==> flow/design.v <==
module main(clk, rst, mem_rdata, mem_addr, mem_wdata, mem_we);
	input clk, rst;
	input [15:0] mem_rdata;       
	output [7:0] mem_addr;
	output [7:0] mem_wdata;
	output mem_we;
	wire PCWrite, IRWrite, S, AdrSrc, MemWrite, RegSrc1, ExtenderShift, RegWrite;
	wire [1:0] RegSrc0, ALUSrcA, ALUSrcB, ResultSrc, ImmSrc;
	wire [3:0] ALUControl;
	wire [3:0] FLAGS;
	wire [15:0] Instr;
	wire [2:0] IMM_VAL_7;
	wire [7:0] IMM_VAL_1;
	assign ImmSrc = Instr[15:14];
	assign IMM_VAL_7 = 7;
	assign IMM_VAL_1 = 1;
	assign mem_we = MemWrite;
	controller CTRL(
		.clk(clk),
		.rst(rst),
		.FLAGS(FLAGS),
		.Instr(Instr),
		.PCWrite(PCWrite),
		.IRWrite(IRWrite),
		.S(S),
		.AdrSrc(AdrSrc),
		.MemWrite(MemWrite),
		.RegSrc1(RegSrc1),
		.ExtenderShift(ExtenderShift),
		.RegWrite(RegWrite),
		.RegSrc0(RegSrc0),
		.ALUSrcA(ALUSrcA),
		.ALUSrcB(ALUSrcB),
		.ResultSrc(ResultSrc),
		.ALUControl(ALUControl)
	);
	datapath DUT(
		AdrSrc,
		PCWrite,
		MemWrite,
		IRWrite,
		RegSrc1,
		ExtenderShift,
		RegWrite,
		clk,
		rst,
		S,
		ALUControl,
		ALUSrcA,
		ALUSrcB,
		IMM_VAL_1,
		IMM_VAL_7,
		ImmSrc,
		RegSrc0,
		ResultSrc,
		mem_rdata,
		FLAGS,
		Instr,
		mem_addr,
		mem_wdata
	);
endmodule
module controller(clk, rst, FLAGS, Instr, PCWrite, IRWrite, S, AdrSrc, MemWrite, RegSrc1, ExtenderShift, RegWrite, RegSrc0, ALUSrcA, ALUSrcB, ResultSrc, ALUControl);
	input clk, rst;
	input [3:0] FLAGS;
	input [15:0] Instr;
	reg [4:0] current_state, next_state;
	output reg PCWrite, IRWrite, S, AdrSrc, MemWrite, RegSrc1, ExtenderShift, RegWrite;
	output reg [1:0] RegSrc0, ALUSrcA, ALUSrcB, ResultSrc;
	output reg [3:0] ALUControl;
	wire [1:0] OP, CMD_00, B_type, B_flag;
	wire [2:0] CMD_01;
	wire logic_op;
	assign OP = Instr[15:14];
	assign CMD_00 = Instr[13:12];  
	assign CMD_01 = Instr[13:11];  
	assign B_type = Instr[13:12];
	assign B_flag = Instr[11:10];
	assign logic_op = (CMD_01 == 3'b000 | CMD_01 == 3'b001 | CMD_01 == 3'b010);
	parameter Fetch = 0;
	parameter Decode = 1;
	parameter MemAdr = 2;
	parameter MemRead = 3;
	parameter MemWB = 4;
	parameter MemW = 5;
	parameter ExecuteR = 6;
	parameter ExecuteI = 7;
	parameter ALUWB = 8;
	parameter Branch = 9;
	parameter BL = 10;
	parameter BI_MemAdr = 11;
	parameter BI_MemRead = 12;
	parameter BI_WritePC = 13;
	parameter BranchWithCondition = 14;
	always @(posedge clk)
	begin: STATE_MEMORY
		if (rst)
			current_state <= Fetch;
		else
			current_state <= next_state;
	end
	always @(*)
	begin: REGSRC_LOGIC
		RegSrc0 = 0;
		RegSrc1 = 0;
		ExtenderShift = 0;
		case (OP)
			2'b00: begin  
				if (Instr[11] == 1) begin
					RegSrc0 = 2;  
					ExtenderShift = 1;
				end
			end
			2'b01: begin  
				if (!logic_op) begin  
					RegSrc0 = 2;  
					ExtenderShift = 1;
				end
			end
			2'b10: begin  
				RegSrc1 = 1;  
			end
			2'b11: begin  
				RegSrc1 = 1;  
			end
		endcase
	end
	always @(*)
	begin: WRITE_CONTROLLER
		IRWrite = 0;
		PCWrite = 0;
		MemWrite = 0;
		RegWrite = 0;
		S = 0;
		case (current_state)
			Fetch: begin
				IRWrite = 1;
				PCWrite = 1;
			end
			Decode: begin
				PCWrite = 1;
				if (OP == 2'b11 && B_type == 2'b01)  
					RegWrite = 1;
			end
			ExecuteR: S = 1;
			ExecuteI: S = 1;
			ALUWB: RegWrite = 1;
			MemW: MemWrite = 1;
			MemWB: RegWrite = 1;
			Branch: PCWrite = 1;
			BL: PCWrite = 1;
			BI_WritePC: PCWrite = 1;
			BranchWithCondition: begin
				case (B_flag)
					2'b00: PCWrite = (FLAGS[2] == 1);  
					2'b01: PCWrite = (FLAGS[2] == 0);  
					2'b10: PCWrite = (FLAGS[1] == 1);  
					2'b11: PCWrite = (FLAGS[1] == 0);  
				endcase
			end
			default: ;
		endcase
	end
	always @(*)
	begin: OUTPUT_LOGIC
		AdrSrc = 0;
		ALUSrcA = 2'b01;
		ALUSrcB = 2'b10;
		ALUControl = 4'b0000;
		ResultSrc = 2'b10;
		case (current_state)
			Fetch: ;  
			Decode: ;  
			ExecuteR: begin 
				ALUSrcA = 0;  
				ALUSrcB = 2'b00;  
				if (OP == 2'b00) begin  
					if (CMD_00 == 2'b01)
						ALUControl = 4'b0001;  
					if (CMD_00 == 2'b10)
						ALUControl = 4'b0001;  
				end
				if (OP == 2'b01) begin  
					if (CMD_01 == 3'b000)  
						ALUControl = 4'b0100;
					if (CMD_01 == 3'b001)  
						ALUControl = 4'b0101;
					if (CMD_01 == 3'b010)  
						ALUControl = 4'b0110;
				end
			end
			ExecuteI: begin
				ALUSrcB = 2'b01;  
				ALUSrcA = 0;  
				if (OP == 2'b00) begin 
					if (CMD_00 == 2'b11)  
						ALUSrcA = 2'b10;  
					if (CMD_00 == 2'b01)
						ALUControl = 4'b0001;  
					if (CMD_00 == 2'b10)
						ALUControl = 4'b0001;  
				end
				if (OP == 2'b01) begin  
					if (CMD_01 == 3'b011)  
						ALUControl = 4'b1000;
					if (CMD_01 == 3'b100)  
						ALUControl = 4'b1001;
					if (CMD_01 == 3'b101)  
						ALUControl = 4'b1010;
					if (CMD_01 == 3'b110)  
						ALUControl = 4'b1011;
					if (CMD_01 == 3'b111)  
						ALUControl = 4'b1100;
				end
			end	
			ALUWB: ResultSrc = 2'b00;
			MemAdr: begin
				if (Instr[12] == 0)  
					ALUSrcA = 2'b00;	 
				else  
					ALUSrcA = 2'b10;	 
				ALUSrcB = 2'b01;
			end
			MemRead: begin
				ResultSrc = 2'b00;
				AdrSrc = 1;
			end
			MemW: begin
				ResultSrc = 2'b00;
				AdrSrc = 1;
			end
			MemWB: ResultSrc = 2'b01;
			Branch, BL, BI_MemAdr, BranchWithCondition: begin
				ALUSrcA = 2'b10;  
				ALUSrcB = 2'b01;  
			end
			BI_MemRead: begin
				ResultSrc = 2'b00;
				AdrSrc = 1;
			end
			BI_WritePC: ResultSrc = 2'b01;
			default: ;
		endcase
	end
	always @(*)
	begin: NEXT_STATE_LOGIC
		next_state = Fetch;
		case (current_state)
			Fetch: next_state = Decode;
			Decode: begin
				case (OP)
					2'b00: next_state = Instr[11] ? ExecuteI : ExecuteR;  
					2'b01: next_state = logic_op ? ExecuteR : ExecuteI;   
					2'b10: next_state = MemAdr;                           
					2'b11: begin  
						case (B_type)
							2'b00: next_state = Branch;
							2'b01: next_state = BL;
							2'b10: next_state = BI_MemAdr;
							2'b11: next_state = BranchWithCondition;
						endcase
					end
				endcase
			end
			ExecuteR, ExecuteI: begin
				if (OP == 2'b00 && CMD_00 == 2'b10)  
					next_state = Fetch;
				else
					next_state = ALUWB;
			end
			MemAdr: next_state = Instr[13] ? MemRead : MemW;
			MemRead: next_state = MemWB;
			BI_MemAdr: next_state = BI_MemRead;
			BI_MemRead: next_state = BI_WritePC;
			default: next_state = Fetch;
		endcase
	end
endmodule
module datapath(
	AdrSrc,
	PcWrite,
	MemWrite,
	IRWrite,
	RegSrc1,
	ExtenderShift,
	RegWrite,
	clk,
	rst,
	S,
	ALUControl,
	ALUSrcA,
	ALUSrcB,
	IMM_VAL_1,
	IMM_VAL_7,
	ImmSrc,
	RegSrc0,
	ResultSrc,
	M,
	FLAGS,
	Instr,
	MemAddr,
	WrittenData
);
input wire	AdrSrc;
input wire	PcWrite;
input wire	MemWrite;
input wire	IRWrite;
input wire	RegSrc1;
input wire	ExtenderShift;
input wire	RegWrite;
input wire	clk;
input wire	rst;
input wire	S;
input wire	[3:0] ALUControl;
input wire	[1:0] ALUSrcA;
input wire	[1:0] ALUSrcB;
input wire	[7:0] IMM_VAL_1;
input wire	[2:0] IMM_VAL_7;
input wire	[1:0] ImmSrc;
input wire	[1:0] RegSrc0;
input wire	[1:0] ResultSrc;
input wire	[15:0] M;
output wire	[3:0] FLAGS;
output wire	[15:0] Instr;
output wire	[7:0] MemAddr;
output wire	[7:0] WrittenData;
wire	[3:0] F;
wire	[3:3] FL;
wire	[15:0] Instr_ALTERA_SYNTHESIZED;
wire	[7:0] SYNTHESIZED_WIRE_0;
wire	[7:0] SYNTHESIZED_WIRE_1;
wire	[7:0] SYNTHESIZED_WIRE_27;
wire	[7:0] SYNTHESIZED_WIRE_3;
wire	[7:0] SYNTHESIZED_WIRE_4;
wire	[7:0] SYNTHESIZED_WIRE_28;
wire	[7:0] SYNTHESIZED_WIRE_29;
wire	[2:0] SYNTHESIZED_WIRE_8;
wire	[2:0] SYNTHESIZED_WIRE_9;
wire	[7:0] SYNTHESIZED_WIRE_12;
wire	[7:0] SYNTHESIZED_WIRE_30;
wire	[7:0] SYNTHESIZED_WIRE_31;
wire	[7:0] SYNTHESIZED_WIRE_16;
wire	[7:0] SYNTHESIZED_WIRE_32;
wire	[7:0] SYNTHESIZED_WIRE_18;
wire	[7:0] SYNTHESIZED_WIRE_22;
wire	[0:7] SYNTHESIZED_WIRE_24;
wire	[0:7] SYNTHESIZED_WIRE_25;
wire	[0:2] SYNTHESIZED_WIRE_26;
assign	WrittenData = SYNTHESIZED_WIRE_32;
assign	SYNTHESIZED_WIRE_24 = 0;
assign	SYNTHESIZED_WIRE_25 = 0;
assign	SYNTHESIZED_WIRE_26 = 0;
alu_with_shifter #(.W(8))	b2v_inst(
	.A(SYNTHESIZED_WIRE_0),
	.B(SYNTHESIZED_WIRE_1),
	.control(ALUControl),
	.N(F[3]),
	.Z(F[2]),
	.CO(F[1]),
	.OVF(F[0]),
	.out(SYNTHESIZED_WIRE_28));
mux_2x1 #(.W(3))	b2v_inst10(
	.sel(RegSrc1),
	.in0(Instr_ALTERA_SYNTHESIZED[2:0]),
	.in1(Instr_ALTERA_SYNTHESIZED[10:8]),
	.out(SYNTHESIZED_WIRE_9));
reg_w_rst_en #(.W(8))	b2v_inst12(
	.clk(clk),
	.rst(rst),
	.en(PcWrite),
	.inp(SYNTHESIZED_WIRE_27),
	.out(SYNTHESIZED_WIRE_29));
reg_w_rst_en #(.W(4))	b2v_inst13(
	.clk(clk),
	.rst(rst),
	.en(S),
	.inp(F),
	.out(FLAGS));
reg_w_res #(.W(8))	b2v_inst14(
	.clk(clk),
	.rst(rst),
	.inp(SYNTHESIZED_WIRE_3),
	.out(SYNTHESIZED_WIRE_22));
reg_w_res #(.W(8))	b2v_inst15(
	.clk(clk),
	.rst(rst),
	.inp(SYNTHESIZED_WIRE_4),
	.out(SYNTHESIZED_WIRE_32));
reg_w_res #(.W(8))	b2v_inst16(
	.clk(clk),
	.rst(rst),
	.inp(SYNTHESIZED_WIRE_28),
	.out(SYNTHESIZED_WIRE_12));
reg_w_res #(.W(8))	b2v_inst18(
	.clk(clk),
	.rst(rst),
	.inp(M[7:0]),
	.out(SYNTHESIZED_WIRE_30));
mux_2x1 #(.W(8))	b2v_inst19(
	.sel(AdrSrc),
	.in0(SYNTHESIZED_WIRE_29),
	.in1(SYNTHESIZED_WIRE_27),
	.out(SYNTHESIZED_WIRE_16));
reg_file_8	b2v_inst2(
	.clk(clk),
	.rst(rst),
	.WE3(RegWrite),
	.A1(SYNTHESIZED_WIRE_8),
	.A2(SYNTHESIZED_WIRE_9),
	.A3(Instr_ALTERA_SYNTHESIZED[10:8]),
	.R7_in(SYNTHESIZED_WIRE_27),
	.WD3(SYNTHESIZED_WIRE_27),
	.RD1(SYNTHESIZED_WIRE_3),
	.RD2(SYNTHESIZED_WIRE_4));
reg_w_rst_en #(.W(16))	b2v_inst20(
	.clk(clk),
	.rst(rst),
	.en(IRWrite),
	.inp(M),
	.out(Instr_ALTERA_SYNTHESIZED));
mux_4x1 #(.W(8))	b2v_inst22(
	.in0(SYNTHESIZED_WIRE_12),
	.in1(SYNTHESIZED_WIRE_30),
	.in2(SYNTHESIZED_WIRE_28),
	.in3(SYNTHESIZED_WIRE_31),
	.sel(ResultSrc),
	.out(SYNTHESIZED_WIRE_27));
assign	MemAddr = SYNTHESIZED_WIRE_16;
extend	b2v_inst4(
	.ImmSrc(ImmSrc),
	.inp(Instr_ALTERA_SYNTHESIZED[11:0]),
	.out(SYNTHESIZED_WIRE_18));
left_shifter	b2v_inst5(
	.en(ExtenderShift),
	.inp(SYNTHESIZED_WIRE_18),
	.rot(Instr_ALTERA_SYNTHESIZED[7:5]),
	.out(SYNTHESIZED_WIRE_31));
mux_4x1 #(.W(8))	b2v_inst7(
	.in0(SYNTHESIZED_WIRE_32),
	.in1(SYNTHESIZED_WIRE_31),
	.in2(IMM_VAL_1),
	.in3(SYNTHESIZED_WIRE_30),
	.sel(ALUSrcB),
	.out(SYNTHESIZED_WIRE_1));
mux_4x1 #(.W(8))	b2v_inst8(
	.in0(SYNTHESIZED_WIRE_22),
	.in1(SYNTHESIZED_WIRE_29),
	.in2(SYNTHESIZED_WIRE_24),
	.in3(SYNTHESIZED_WIRE_25),
	.sel(ALUSrcA),
	.out(SYNTHESIZED_WIRE_0));
mux_4x1 #(.W(3))	b2v_inst9(
	.in0(Instr_ALTERA_SYNTHESIZED[7:5]),
	.in1(IMM_VAL_7),
	.in2(Instr_ALTERA_SYNTHESIZED[10:8]),
	.in3(SYNTHESIZED_WIRE_26),
	.sel(RegSrc0),
	.out(SYNTHESIZED_WIRE_8));
assign	Instr = Instr_ALTERA_SYNTHESIZED;
endmodule
module dec_3x8(inp, out);
	input [2:0] inp;
	output [7:0] out;
	assign out[7] = (inp[2]) & (inp[1]) & (inp[0]);
	assign out[6] = (inp[2]) & (inp[1]) & (~inp[0]);
	assign out[5] = (inp[2]) & (~inp[1]) & (inp[0]);
	assign out[4] = (inp[2]) & (~inp[1]) & (~inp[0]);
	assign out[3] = (~inp[2]) & (inp[1]) & (inp[0]);
	assign out[2] = (~inp[2]) & (inp[1]) & (~inp[0]);
	assign out[1] = (~inp[2]) & (~inp[1]) & (inp[0]);
	assign out[0] = (~inp[2]) & (~inp[1]) & (~inp[0]);
endmodule
module mux_2x1 #(parameter W=8)(in0, in1, sel, out);
	input [W-1:0] in0, in1;
	input sel;
	output reg [W-1:0] out;
	always @(in0, in1, sel)
		case(sel)
			1'b0: out = in0;
			1'b1: out = in1;
		endcase
endmodule
module mux_4x1 #(parameter W=8)(in0, in1, in2, in3, sel, out);
	input [W-1:0] in0, in1, in2, in3;
	input [1:0] sel;
	output reg [W-1:0] out;
	always @(in0, in1, in2, in3, sel)
		case(sel)
			2'b00: out = in0;
			2'b01: out = in1;
			2'b10: out = in2;
			2'b11: out = in3;
		endcase
endmodule
module mux_8x1 #(parameter W=8)(in0, in1, in2, in3, in4, in5, in6, in7, sel, out);
	input [W-1:0] in0, in1, in2, in3, in4, in5, in6, in7;
	input [2:0] sel;
	wire [W-1:0] middle_out0, middle_out1;
	output [W-1:0] out;
	mux_4x1 #(W) mux1 (in0, in1, in2, in3, sel[1:0], middle_out0);
	mux_4x1 #(W) mux2 (in4, in5, in6, in7, sel[1:0], middle_out1);
	mux_2x1 #(W) mux3 (middle_out0, middle_out1, sel[2], out);
endmodule
module reg_w_res #(parameter W=8) (clk, rst, inp, out);
	input clk, rst;
	input [W-1:0] inp;
	output reg [W-1:0] out;
	always @(posedge clk)
	begin
		if (rst) begin
			out <= 0;
		end else begin
			out <= inp;
		end
	end
endmodule
module reg_w_rst_en #(parameter W=8) (clk, rst, en, inp, out);
	input clk, rst, en;
	input [W-1:0] inp;
	output reg [W-1:0] out;
	always @(posedge clk)
	begin
		if (rst) begin
			out <= 0;
		end else if (en) begin
			out <= inp;
		end
	end
endmodule
module bit_8_reg_w_rst_en #(parameter D=0) (clk, rst, en, inp, out);
	input clk, rst, en;
	input [7:0] inp;
	output reg [7:0] out;
	always @(posedge clk)
	begin
		if (rst) begin
			out <= D;
		end else if (en) begin
			out <= inp;
		end
	end
endmodule
module reg_file_8(clk, rst, A1, A2, A3, WD3, R7_in, RD1, RD2, WE3);
	input clk, rst, WE3;
	input[2:0] A1, A2, A3;
	input[7:0] WD3, R7_in;
	output [7:0] RD1, RD2;
	wire [7:0] R_OUT[7:0];
	wire [7:0] DEC_WR_OUT, WRITE_SELECT;
	dec_3x8 dec_write_en(.inp(A3), .out(DEC_WR_OUT));
	assign WRITE_SELECT[0] = DEC_WR_OUT[0] & WE3;
	assign WRITE_SELECT[1] = DEC_WR_OUT[1] & WE3;
	assign WRITE_SELECT[2] = DEC_WR_OUT[2] & WE3;
	assign WRITE_SELECT[3] = DEC_WR_OUT[3] & WE3;
	assign WRITE_SELECT[4] = DEC_WR_OUT[4] & WE3;
	assign WRITE_SELECT[5] = DEC_WR_OUT[5] & WE3;
	assign WRITE_SELECT[6] = DEC_WR_OUT[6] & WE3;
	assign WRITE_SELECT[7] = DEC_WR_OUT[7] & WE3;
	bit_8_reg_w_rst_en #(0) R0(.clk(clk), .rst(rst), .en(WRITE_SELECT[0]), .inp(WD3), .out(R_OUT[0]));
	bit_8_reg_w_rst_en #(1) R1(.clk(clk), .rst(rst), .en(WRITE_SELECT[1]), .inp(WD3), .out(R_OUT[1]));
	bit_8_reg_w_rst_en #(2) R2(.clk(clk), .rst(rst), .en(WRITE_SELECT[2]), .inp(WD3), .out(R_OUT[2]));
	bit_8_reg_w_rst_en #(3) R3(.clk(clk), .rst(rst), .en(WRITE_SELECT[3]), .inp(WD3), .out(R_OUT[3]));
	bit_8_reg_w_rst_en #(4) R4(.clk(clk), .rst(rst), .en(WRITE_SELECT[4]), .inp(WD3), .out(R_OUT[4]));
	bit_8_reg_w_rst_en #(5) R5(.clk(clk), .rst(rst), .en(WRITE_SELECT[5]), .inp(WD3), .out(R_OUT[5]));
	bit_8_reg_w_rst_en #(6) R6(.clk(clk), .rst(rst), .en(WRITE_SELECT[6]), .inp(WD3), .out(R_OUT[6]));
	bit_8_reg_w_rst_en #(0) R7(.clk(clk), .rst(rst), .en(WRITE_SELECT[7]), .inp(R7_in), .out(R_OUT[7]));
	mux_8x1 #(8) mux_A1(R_OUT[0], R_OUT[1], R_OUT[2], R_OUT[3],
								 R_OUT[4], R_OUT[5], R_OUT[6], R_OUT[7],
								 A1, RD1);
	mux_8x1 #(8) mux_A2(R_OUT[0], R_OUT[1], R_OUT[2], R_OUT[3],
								 R_OUT[4], R_OUT[5], R_OUT[6], R_OUT[7],
								 A2, RD2);
endmodule
module extend(inp, out, ImmSrc);
	input [11:0] inp;
	input [1:0] ImmSrc;
	output reg [7:0] out;
	always @(inp, ImmSrc)
	begin
		case (ImmSrc)
			2'b10: out = {2'b0, inp[11], inp[4:0]};  
			2'b11: out = {2'b0, inp[5:0]};           
			default: out = {3'b0, inp[4:0]};         
		endcase
	end
endmodule
module left_shifter(inp, rot, en, out);
	input [7:0] inp;
	input [2:0] rot;
	input en;
	output reg [7:0] out;
	always @(*)
	begin
	if (en)
	begin
		out = inp << rot;
	end
	else
		out = inp;
	end
endmodule
module alu_with_shifter #(parameter W=8)(A, B, out, control, N, Z, CO, OVF);
	input [W-1:0] A, B;
	input [3:0] control;
	output reg N,Z,CO,OVF;
	output reg [W-1:0] out;
	reg [2*W-1:0] A_A;
	always @(*)
	begin
		CO = 0;
		OVF = 0;
		out = 0;
		A_A = 0;
		case(control)
		4'b0000:	begin  
					{CO, out} = A + B;
					OVF = (A[W-1] ~^ B[W-1]) & (A[W-1] ^ out[W-1]);
					end
		4'b0001:	begin  
					{CO, out} = A - B;
					OVF = (A[W-1] ^ out[W-1]) & (A[W-1] ^ B[W-1]);
					end
		4'b0010:	begin  
					{CO, out} = B - A;
					OVF = (B[W-1] ^ out[W-1]) & (A[W-1] ^ B[W-1]);
					end
		4'b0011:	out = A & (~B);
		4'b0100:	out = A & B;   
		4'b0101:	out = A | B;   
		4'b0110:	out = A ^ B;   
		4'b0111:	out = A ~^ B;
		4'b1000: begin  
					A_A = {A,A};
					A_A = A_A << B;
					out = A_A[2*W-1:W];
					end
		4'b1001: begin  
					A_A = {A,A};
					A_A = A_A >> B;
					out = A_A[W-1:0];
					end
		4'b1010: out = A << B;    
		4'b1011: out = A >> B;    
		4'b1100: out = A >>> B;   
		default: out = 0;
		endcase
		N = out[W-1];
		Z = (out == 0);
	end
endmodule
Memo
Re: synthesis data of main

### Reports on main

Tool output for the design above before and after an edit, in the order of the flow.
Lines under "unedited" count in the file above, lines under "edited" in the edited file.
"change": "edited" minus "unedited" as printed here. "rel. change": 100 x difference / "unedited".
Operators carry their Yosys type and port widths (W data, S select, Z words).
Cell names lack the library's common part.
A cell with - has no value.

| inputs | value |
|---|---|
| top | main |
| clock | clk |
| standard-cell library | sky130hd |
| timing corner | tt_025C_1v80 |

### Edit of the RTL

The edit as a unified diff against the file above.
A script made this edit. It changes what the design does and was not meant as an optimisation.

```diff
@@ -397,5 +397,5 @@
 	.inp(M[7:0]),
 	.out(SYNTHESIZED_WIRE_30));
-mux_2x1 #(.W(8))	b2v_inst19(
+mux_2x1 #(.W(4))	b2v_inst19(
 	.sel(AdrSrc),
 	.in0(SYNTHESIZED_WIRE_29),
```

### After elaboration

Source: Yosys, flattened and elaborated. Widths are those after wreduce. Registers that Yosys merges into a memory's read port (data or address) are not register bits. Print and check cells do not count.

Storage and ports:

| what | unedited | edited | change | rel. change (%) |
|---|---|---|---|---|
| output and inout bits | 17 | 17 | 0 | 0.00 |
| bits in registers | 128 | 128 | 0 | 0.00 |
| word-level cells | 215 | 215 | 0 | 0.00 |

Cells by class:

| what | unedited | edited | change | rel. change (%) |
|---|---|---|---|---|
| bitwise gates (word level) | 45 | 45 | 0 | 0.00 |
| $add $sub $neg | 3 | 3 | 0 | 0.00 |
| mux-type cells | 59 | 59 | 0 | 0.00 |
| shift-type cells | 6 | 6 | 0 | 0.00 |
| eq/ne operators | 60 | 60 | 0 | 0.00 |
| reductions and logical operators | 26 | 26 | 0 | 0.00 |

Operators by type and width:

| kind | unedited | edited | change | rel. change (%) |
|---|---|---|---|---|
| $pmux W8 S2 | 3 | 2 | -1 | -33.33 |
| $pmux W4 S2 | 1 | 2 | +1 | +100.00 |

Unchanged operator kinds not shown: 61.

### Longest topological paths

Longest topological path by Yosys (ltp), each cell counted once; first at word level (registers and memories cut), then after technology mapping (sequential cells cut; the memories' decode and read muxes count).

Depth:

| what | unedited | edited | change | rel. change (%) |
|---|---|---|---|---|
| word-level depth | 15 | 15 | 0 | 0.00 |
| ABC_AREA | 0 | 0 | - | - |
| depth in mapped cells | 21 | 20 | -1 | -4.76 |
| depth with buffers taken out | 18 | 18 | 0 | 0.00 |

### Mapped cells and area

Source: synth_stat.txt of the flow (Yosys; design flattened, memories mapped). It holds for the ABC_AREA given above (unset counts as 0); a run with the other value may have another netlist.

Mapped netlist:

| what | unedited | edited | change | rel. change (%) |
|---|---|---|---|---|
| buffer cells | 93 | 98 | +5 | +5.38 |
| cells in the netlist | 1192 | 1201 | +9 | +0.76 |
| sequential area (um2) | 2742.6 | 2742.6 | 0.0 | 0.00 |
| flip-flop cells | 137 | 137 | 0 | 0.00 |
| chip area (Yosys) (um2) | 9396.5 | 9046.2 | -350.3 | -3.73 |

Cells by type:

| type | unedited | edited | change | rel. change (%) |
|---|---|---|---|---|
| a31oi_1 | 52 | 79 | +27 | +51.92 |
| a21oi_1 | 85 | 70 | -15 | -17.65 |
| a211oi_1 | 13 | 28 | +15 | +115.38 |
| and2_1 | 9 | 23 | +14 | +155.56 |
| nand2_1 | 145 | 132 | -13 | -8.97 |
| nand3_1 | 35 | 48 | +13 | +37.14 |
| mux4_2 | 13 | 1 | -12 | -92.31 |
| o21ai_0 | 87 | 97 | +10 | +11.49 |
| o211ai_1 | 15 | 23 | +8 | +53.33 |
| nor2_1 | 105 | 112 | +7 | +6.67 |
| ha_1 | 35 | 28 | -7 | -20.00 |
| or3_1 | 15 | 8 | -7 | -46.67 |
| buf_4 | 4 | 11 | +7 | +175.00 |
| o21ai_1 | 3 | 9 | +6 | +200.00 |
| nor3b_1 | 6 | 1 | -5 | -83.33 |
| o221ai_1 | 0 | 5 | +5 | - |
| mux2i_1 | 31 | 27 | -4 | -12.90 |
| a311oi_1 | 17 | 21 | +4 | +23.53 |

Unchanged cell types not shown: 23.
The list need not be complete.
By module: a second synthesis without flattening, with its own total; a netlist apart from the flattened one above.

Unflattened totals:

| what | unedited | edited | change | rel. change (%) |
|---|---|---|---|---|
| cells (unflattened synthesis) | 1082 | 1081 | -1 | -0.09 |
| area total of the unflattened synthesis (um2) | 10407.5 | 10351.2 | -56.3 | -0.54 |

Rows give one instance, submodules left out.

Modules, unedited:

| module | times used | area (um2) | sequential area (um2) | cells |
|---|---|---|---|---|
| alu_with_shifter (W=8) | 1 | 3005.4 | 0.0 | 451 |
| mux_4x1 (W=8) | 7 | 196.4 | 0.0 | 10 |
| reg_w_res (W=8) | 4 | 210.2 | 160.2 | 16 |
| controller | 1 | 792.0 | 300.3 | 93 |
| reg_w_rst_en (W=16) | 1 | 580.6 | 320.3 | 52 |
| bit_8_reg_w_rst_en (D=0) | 2 | 285.3 | 160.2 | 26 |
| mux_2x1 (W=8) | 3 | 131.4 | 0.0 | 9 |
| left_shifter | 1 | 362.8 | 0.0 | 43 |
| bit_8_reg_w_rst_en (D=3) | 1 | 292.8 | 160.2 | 26 |
| bit_8_reg_w_rst_en (D=5) | 1 | 292.8 | 160.2 | 26 |
| bit_8_reg_w_rst_en (D=6) | 1 | 292.8 | 160.2 | 26 |
| bit_8_reg_w_rst_en (D=1) | 1 | 290.3 | 160.2 | 26 |
| bit_8_reg_w_rst_en (D=2) | 1 | 290.3 | 160.2 | 26 |
| bit_8_reg_w_rst_en (D=4) | 1 | 290.3 | 160.2 | 26 |

unedited: Further modules, not shown: 10.

Modules, edited:

| module | times used | area (um2) | sequential area (um2) | cells |
|---|---|---|---|---|
| alu_with_shifter (W=8) | 1 | 3005.4 | 0.0 | 451 |
| mux_4x1 (W=8) | 7 | 196.4 | 0.0 | 10 |
| reg_w_res (W=8) | 4 | 210.2 | 160.2 | 16 |
| controller | 1 | 792.0 | 300.3 | 93 |
| reg_w_rst_en (W=16) | 1 | 580.6 | 320.3 | 52 |
| bit_8_reg_w_rst_en (D=0) | 2 | 285.3 | 160.2 | 26 |
| left_shifter | 1 | 362.8 | 0.0 | 43 |
| bit_8_reg_w_rst_en (D=3) | 1 | 292.8 | 160.2 | 26 |
| bit_8_reg_w_rst_en (D=5) | 1 | 292.8 | 160.2 | 26 |
| bit_8_reg_w_rst_en (D=6) | 1 | 292.8 | 160.2 | 26 |
| bit_8_reg_w_rst_en (D=1) | 1 | 290.3 | 160.2 | 26 |
| bit_8_reg_w_rst_en (D=2) | 1 | 290.3 | 160.2 | 26 |
| bit_8_reg_w_rst_en (D=4) | 1 | 290.3 | 160.2 | 26 |
| reg_w_rst_en (W=8) | 1 | 285.3 | 160.2 | 26 |

edited: Further modules, not shown: 11.

### Worst setup path after synthesis

Path of least setup slack by OpenSTA after synthesis, without wires, with an ideal clock, recovery checks aside; 20% of the period is set as input and as output delay. Where synthesis merged equal registers, the netlist keeps one of their names.

Timing post-synthesis:

| what | unedited | edited | change | rel. change (%) |
|---|---|---|---|---|
| kind | reg-to-output | reg-to-output | - | - |
| start point | reg CTRL.current_state | reg CTRL.current_state | - | - |
| end point | out mem_addr[4] | out mem_addr[1] | - | - |
| stages on the path | 21 | 17 | -4 | -19.05 |
| path buffers | 5 | 2 | -3 | -60.00 |
| time at the first pin (ns) | 0.000 | 0.000 | 0.000 | - |
| path slack (ns) | 0.342 | 0.812 | +0.470 | - |
| period (ns) | 5.5 | 5.5 | 0.0 | 0.00 |
| external output delay (ns) | 1.100 | 1.100 | 0.000 | 0.00 |
| data arrival time (ns) | 4.058 | 3.588 | -0.470 | -11.58 |
| path delay (ns) | 4.058 | 3.588 | -0.470 | -11.58 |
| required time (ns) | 4.400 | 4.400 | 0.000 | 0.00 |
| synthesis period reached (ns) | 5.158 | 4.688 | -0.470 | -9.11 |

"path delay" = arrival - input delay + setup time.
At an output port there is no setup time.
"stages on the path" counts driving pins, that of a launching flip-flop among them; a cell with two outputs on the path counts twice.
"synthesis period reached" = period - worst setup slack (recovery checks aside). The figure is calculated, with input and output delays left at 20% of the set period.
An end named without its bit number is one bit of that signal or, where synthesis recoded a state register, one of its new flip-flops.
The rows between start and end are the longest chain of elaborated cells between them; the timing report does not say that the signal goes this way. Where chains are equally long, one stands for them.
Each line given opens the expression or statement behind the cell; cells for indexed reads and writes are added by Yosys, which also makes memories of some case tables.

| on the way, post-synthesis, unedited | value |
|---|---|
| path through | dfxtp_1 -> or4_4 -> buf_6 -> nor2_8 -> buf_8 -> nand2_1 -> o21ai_1 -> clkbuf_1 -> ha_1 -> clkbuf_1 -> nand2b_1 -> a2bb2oi_1 -> mux2i_1 -> xnor2_1 -> a222oi_1 -> o41ai_2 -> a21oi_1 -> and3_4 -> o221a_1 -> buf_6 -> a21oi_1 |
| length of the longest elaborated chain | 10 |

Ends and longest elaborated chain, post-synthesis, unedited:

| what | RTL line | RTL |
|---|---|---|
| start, declared | 67 | `reg [4:0] current_state, next_state;` |
| start, assigned | 98 | `current_state <= Fetch;` |
| start, assigned | 100 | `current_state <= next_state;` |
| $eq A5 B4 Y1 | 171 | `case (current_state)` |
| $reduce_or A4 Y1 | 171 |  |
| $pmux W2 S4 | 171 |  |
| $eq A2 B2 Y1 | 488 | `case(sel)` |
| $reduce_or A2 Y1 | - |  |
| $pmux W8 S3 | 488 |  |
| $sub A8 B8 Y9 | 624 | `{CO, out} = B - A;` |
| $pmux W8 S13 | 614 | `case(control)` |
| $pmux W8 S4 | 488 |  |
| $pmux W8 S2 | 478 | `case(sel)` |
| end, declared | 4 | `output [7:0] mem_addr;` |

| on the way, post-synthesis, edited | value |
|---|---|
| path through | dfxtp_1 -> or4_4 -> nor3_4 -> or4_1 -> nand3_2 -> inv_2 -> clkbuf_1 -> fa_1 -> a22oi_1 -> o221ai_1 -> a31o_2 -> a41oi_1 -> o211ai_1 -> nor3_1 -> a21o_1 -> buf_6 -> a31oi_1 |
| length of the longest elaborated chain | 10 |

Ends and longest elaborated chain, post-synthesis, edited:

| what | RTL line | RTL |
|---|---|---|
| start, declared | 67 | `reg [4:0] current_state, next_state;` |
| start, assigned | 98 | `current_state <= Fetch;` |
| start, assigned | 100 | `current_state <= next_state;` |
| $eq A5 B4 Y1 | 171 | `case (current_state)` |
| $reduce_or A4 Y1 | 171 |  |
| $pmux W2 S4 | 171 |  |
| $eq A2 B2 Y1 | 488 | `case(sel)` |
| $reduce_or A2 Y1 | - |  |
| $pmux W8 S3 | 488 |  |
| $sub A8 B8 Y9 | 624 | `{CO, out} = B - A;` |
| $pmux W8 S13 | 614 | `case(control)` |
| $pmux W8 S4 | 488 |  |
| $pmux W4 S2 | 478 | `case(sel)` |
| end, declared | 4 | `output [7:0] mem_addr;` |

### Timing after layout

From the final timing report of each run of pair 1: the path of least setup slack in the routed layout; clock arrival at registers is part of the times.

Timing after layout:

| what | unedited | edited | change | rel. change (%) |
|---|---|---|---|---|
| kind | reg-to-output | reg-to-output | - | - |
| start point | reg CTRL.current_state | reg DUT.b2v_inst20.out[5] | - | - |
| end point | out mem_addr[6] | out mem_addr[0] | - | - |
| data arrival time (ns) | 4.35 | 4.29 | -0.06 | -1.38 |
| external output delay (ns) | 1.10 | 1.10 | 0.00 | 0.00 |
| path slack (ns) | 0.05 | 0.11 | +0.06 | - |
| path buffers | 5 | 1 | -4 | -80.00 |
| required time (ns) | 4.40 | 4.40 | 0.00 | 0.00 |
| period (ns) | 5.5 | 5.5 | 0.0 | 0.00 |
| time at the first pin (ns) | 0.43 | 0.42 | -0.01 | -2.33 |
| stages on the path | 23 | 13 | -10 | -43.48 |

An end named without its bit number is one bit of that signal or, where synthesis recoded a state register, one of its new flip-flops.
The rows between start and end are the longest chain of elaborated cells between them; the timing report does not say that the signal goes this way. Where chains are equally long, one stands for them.

| on the way, after layout, unedited | value |
|---|---|
| path through | dfxtp_2 -> or4_4 -> buf_6 -> nor2_8 -> o21ai_2 -> nand2_2 -> buf_6 -> ha_4 -> inv_2 -> fa_2 -> nand3_2 -> a21oi_1 -> o21a_1 -> nor2_2 -> o32a_1 -> a31oi_2 -> a211o_1 -> nor3_2 -> buf_4 -> a211o_1 -> a31oi_1 -> buf_4 -> buf_6 |
| length of the longest elaborated chain | 10 |

Ends and longest elaborated chain, after layout, unedited:

| what | RTL line | RTL |
|---|---|---|
| start, declared | 67 | `reg [4:0] current_state, next_state;` |
| start, assigned | 98 | `current_state <= Fetch;` |
| start, assigned | 100 | `current_state <= next_state;` |
| $eq A5 B4 Y1 | 171 | `case (current_state)` |
| $reduce_or A4 Y1 | 171 |  |
| $pmux W2 S4 | 171 |  |
| $eq A2 B2 Y1 | 488 | `case(sel)` |
| $reduce_or A2 Y1 | - |  |
| $pmux W8 S3 | 488 |  |
| $sub A8 B8 Y9 | 624 | `{CO, out} = B - A;` |
| $pmux W8 S13 | 614 | `case(control)` |
| $pmux W8 S4 | 488 |  |
| $pmux W8 S2 | 478 | `case(sel)` |
| end, declared | 4 | `output [7:0] mem_addr;` |

| on the way, after layout, edited | value |
|---|---|
| path through | dfxtp_1 -> mux4_2 -> and2_4 -> a211oi_2 -> or2_1 -> inv_2 -> nor3_4 -> nor2_2 -> nor4_2 -> nor3_2 -> a21o_1 -> a31oi_2 -> clkdlybuf4s50_1 |

Ends and longest elaborated chain, after layout, edited:

| what | RTL line | RTL |
|---|---|---|
| start, declared | 520 | `output reg [W-1:0] out;` |
| start, assigned | 524 | `out <= 0;` |
| start, assigned | 526 | `out <= inp;` |
| end, declared | 4 | `output [7:0] mem_addr;` |

edited: No chain of elaborated cells between the ends is given.

### Flow runs

Both versions went through the flow (Yosys, OpenROAD) with the same settings in each pair. Constraints: input delay and output delay 20% of the set period each, output load 0.01 pF.

| flow settings, pair 1 | value |
|---|---|
| period_ns | 5.5 |
| CAP_MARGIN | 20 |
| CORE_MARGIN | 2 |
| CORE_UTILIZATION | 40 |
| SLEW_MARGIN | 20 |

Final reports, pair 1:

| what | unedited | edited | change | rel. change (%) |
|---|---|---|---|---|
| die outline area (um2) | 24733.9 | 23834.7 | -899.2 | -3.64 |
| standard-cell area after routing (um2) | 11753.8 | 10451.3 | -1302.5 | -11.08 |
| post-route utilization (%) | 50.5 | 46.6 | -3.9 | - |
| total power of the final layout (µW) | 3291 | 3000 | -291 | -8.84 |
| worst-case hold slack (ns) | 0.473 | 0.465 | -0.008 | - |
| setup total negative slack (ns) | 0.000 | 0.000 | 0.000 | - |
| worst setup slack after layout (ns) | 0.052 | 0.105 | +0.053 | - |
| Yosys chip area after synthesis (um2) | 9396.5 | 9046.2 | -350.3 | -3.73 |
| clock period achieved (ns) | 5.448 | 5.395 | -0.053 | -0.97 |

| flow settings, pair 2 | value |
|---|---|
| ABC_AREA | 0 |
| CAP_MARGIN | 35 |
| CELL_PAD_IN_SITES_GLOBAL_PLACEMENT | 3 |
| CORE_ASPECT_RATIO | 0.84 |
| CORE_UTILIZATION | 38 |
| CTS_CLUSTER_DIAMETER | 51 |
| CTS_CLUSTER_SIZE | 52 |
| GPL_ROUTABILITY_DRIVEN | 0 |
| GPL_TIMING_DRIVEN | 0 |
| PLACE_DENSITY | 0.47 |
| period_ns | 3.62 |
| CORE_MARGIN | 2 |
| SLEW_MARGIN | 20 |

Final reports, pair 2:

| what | unedited | edited | change | rel. change (%) |
|---|---|---|---|---|
| die outline area (um2) | 26006.2 | 25060.7 | -945.5 | -3.64 |
| standard-cell area after routing (um2) | 12333.1 | 11860.1 | -473.0 | -3.84 |
| post-route utilization (%) | 51.0 | 50.9 | -0.1 | - |
| total power of the final layout (µW) | 5268 | 5072 | -196 | -3.72 |
| worst-case hold slack (ns) | 0.474 | 0.455 | -0.019 | - |
| setup total negative slack (ns) | -46.561 | -48.993 | -2.432 | - |
| worst setup slack after layout (ns) | -1.674 | -1.256 | +0.418 | - |
| Yosys chip area after synthesis (um2) | 9396.5 | 9046.2 | -350.3 | -3.73 |
| clock period achieved (ns) | 5.294 | 4.876 | -0.418 | -7.90 |

"clock period achieved" means the clock period less the worst setup slack. The figure is calculated, with input and output delays left at 20% of the set period.
"total power of the final layout" is the tool's figure for a default switching activity; nothing was simulated.
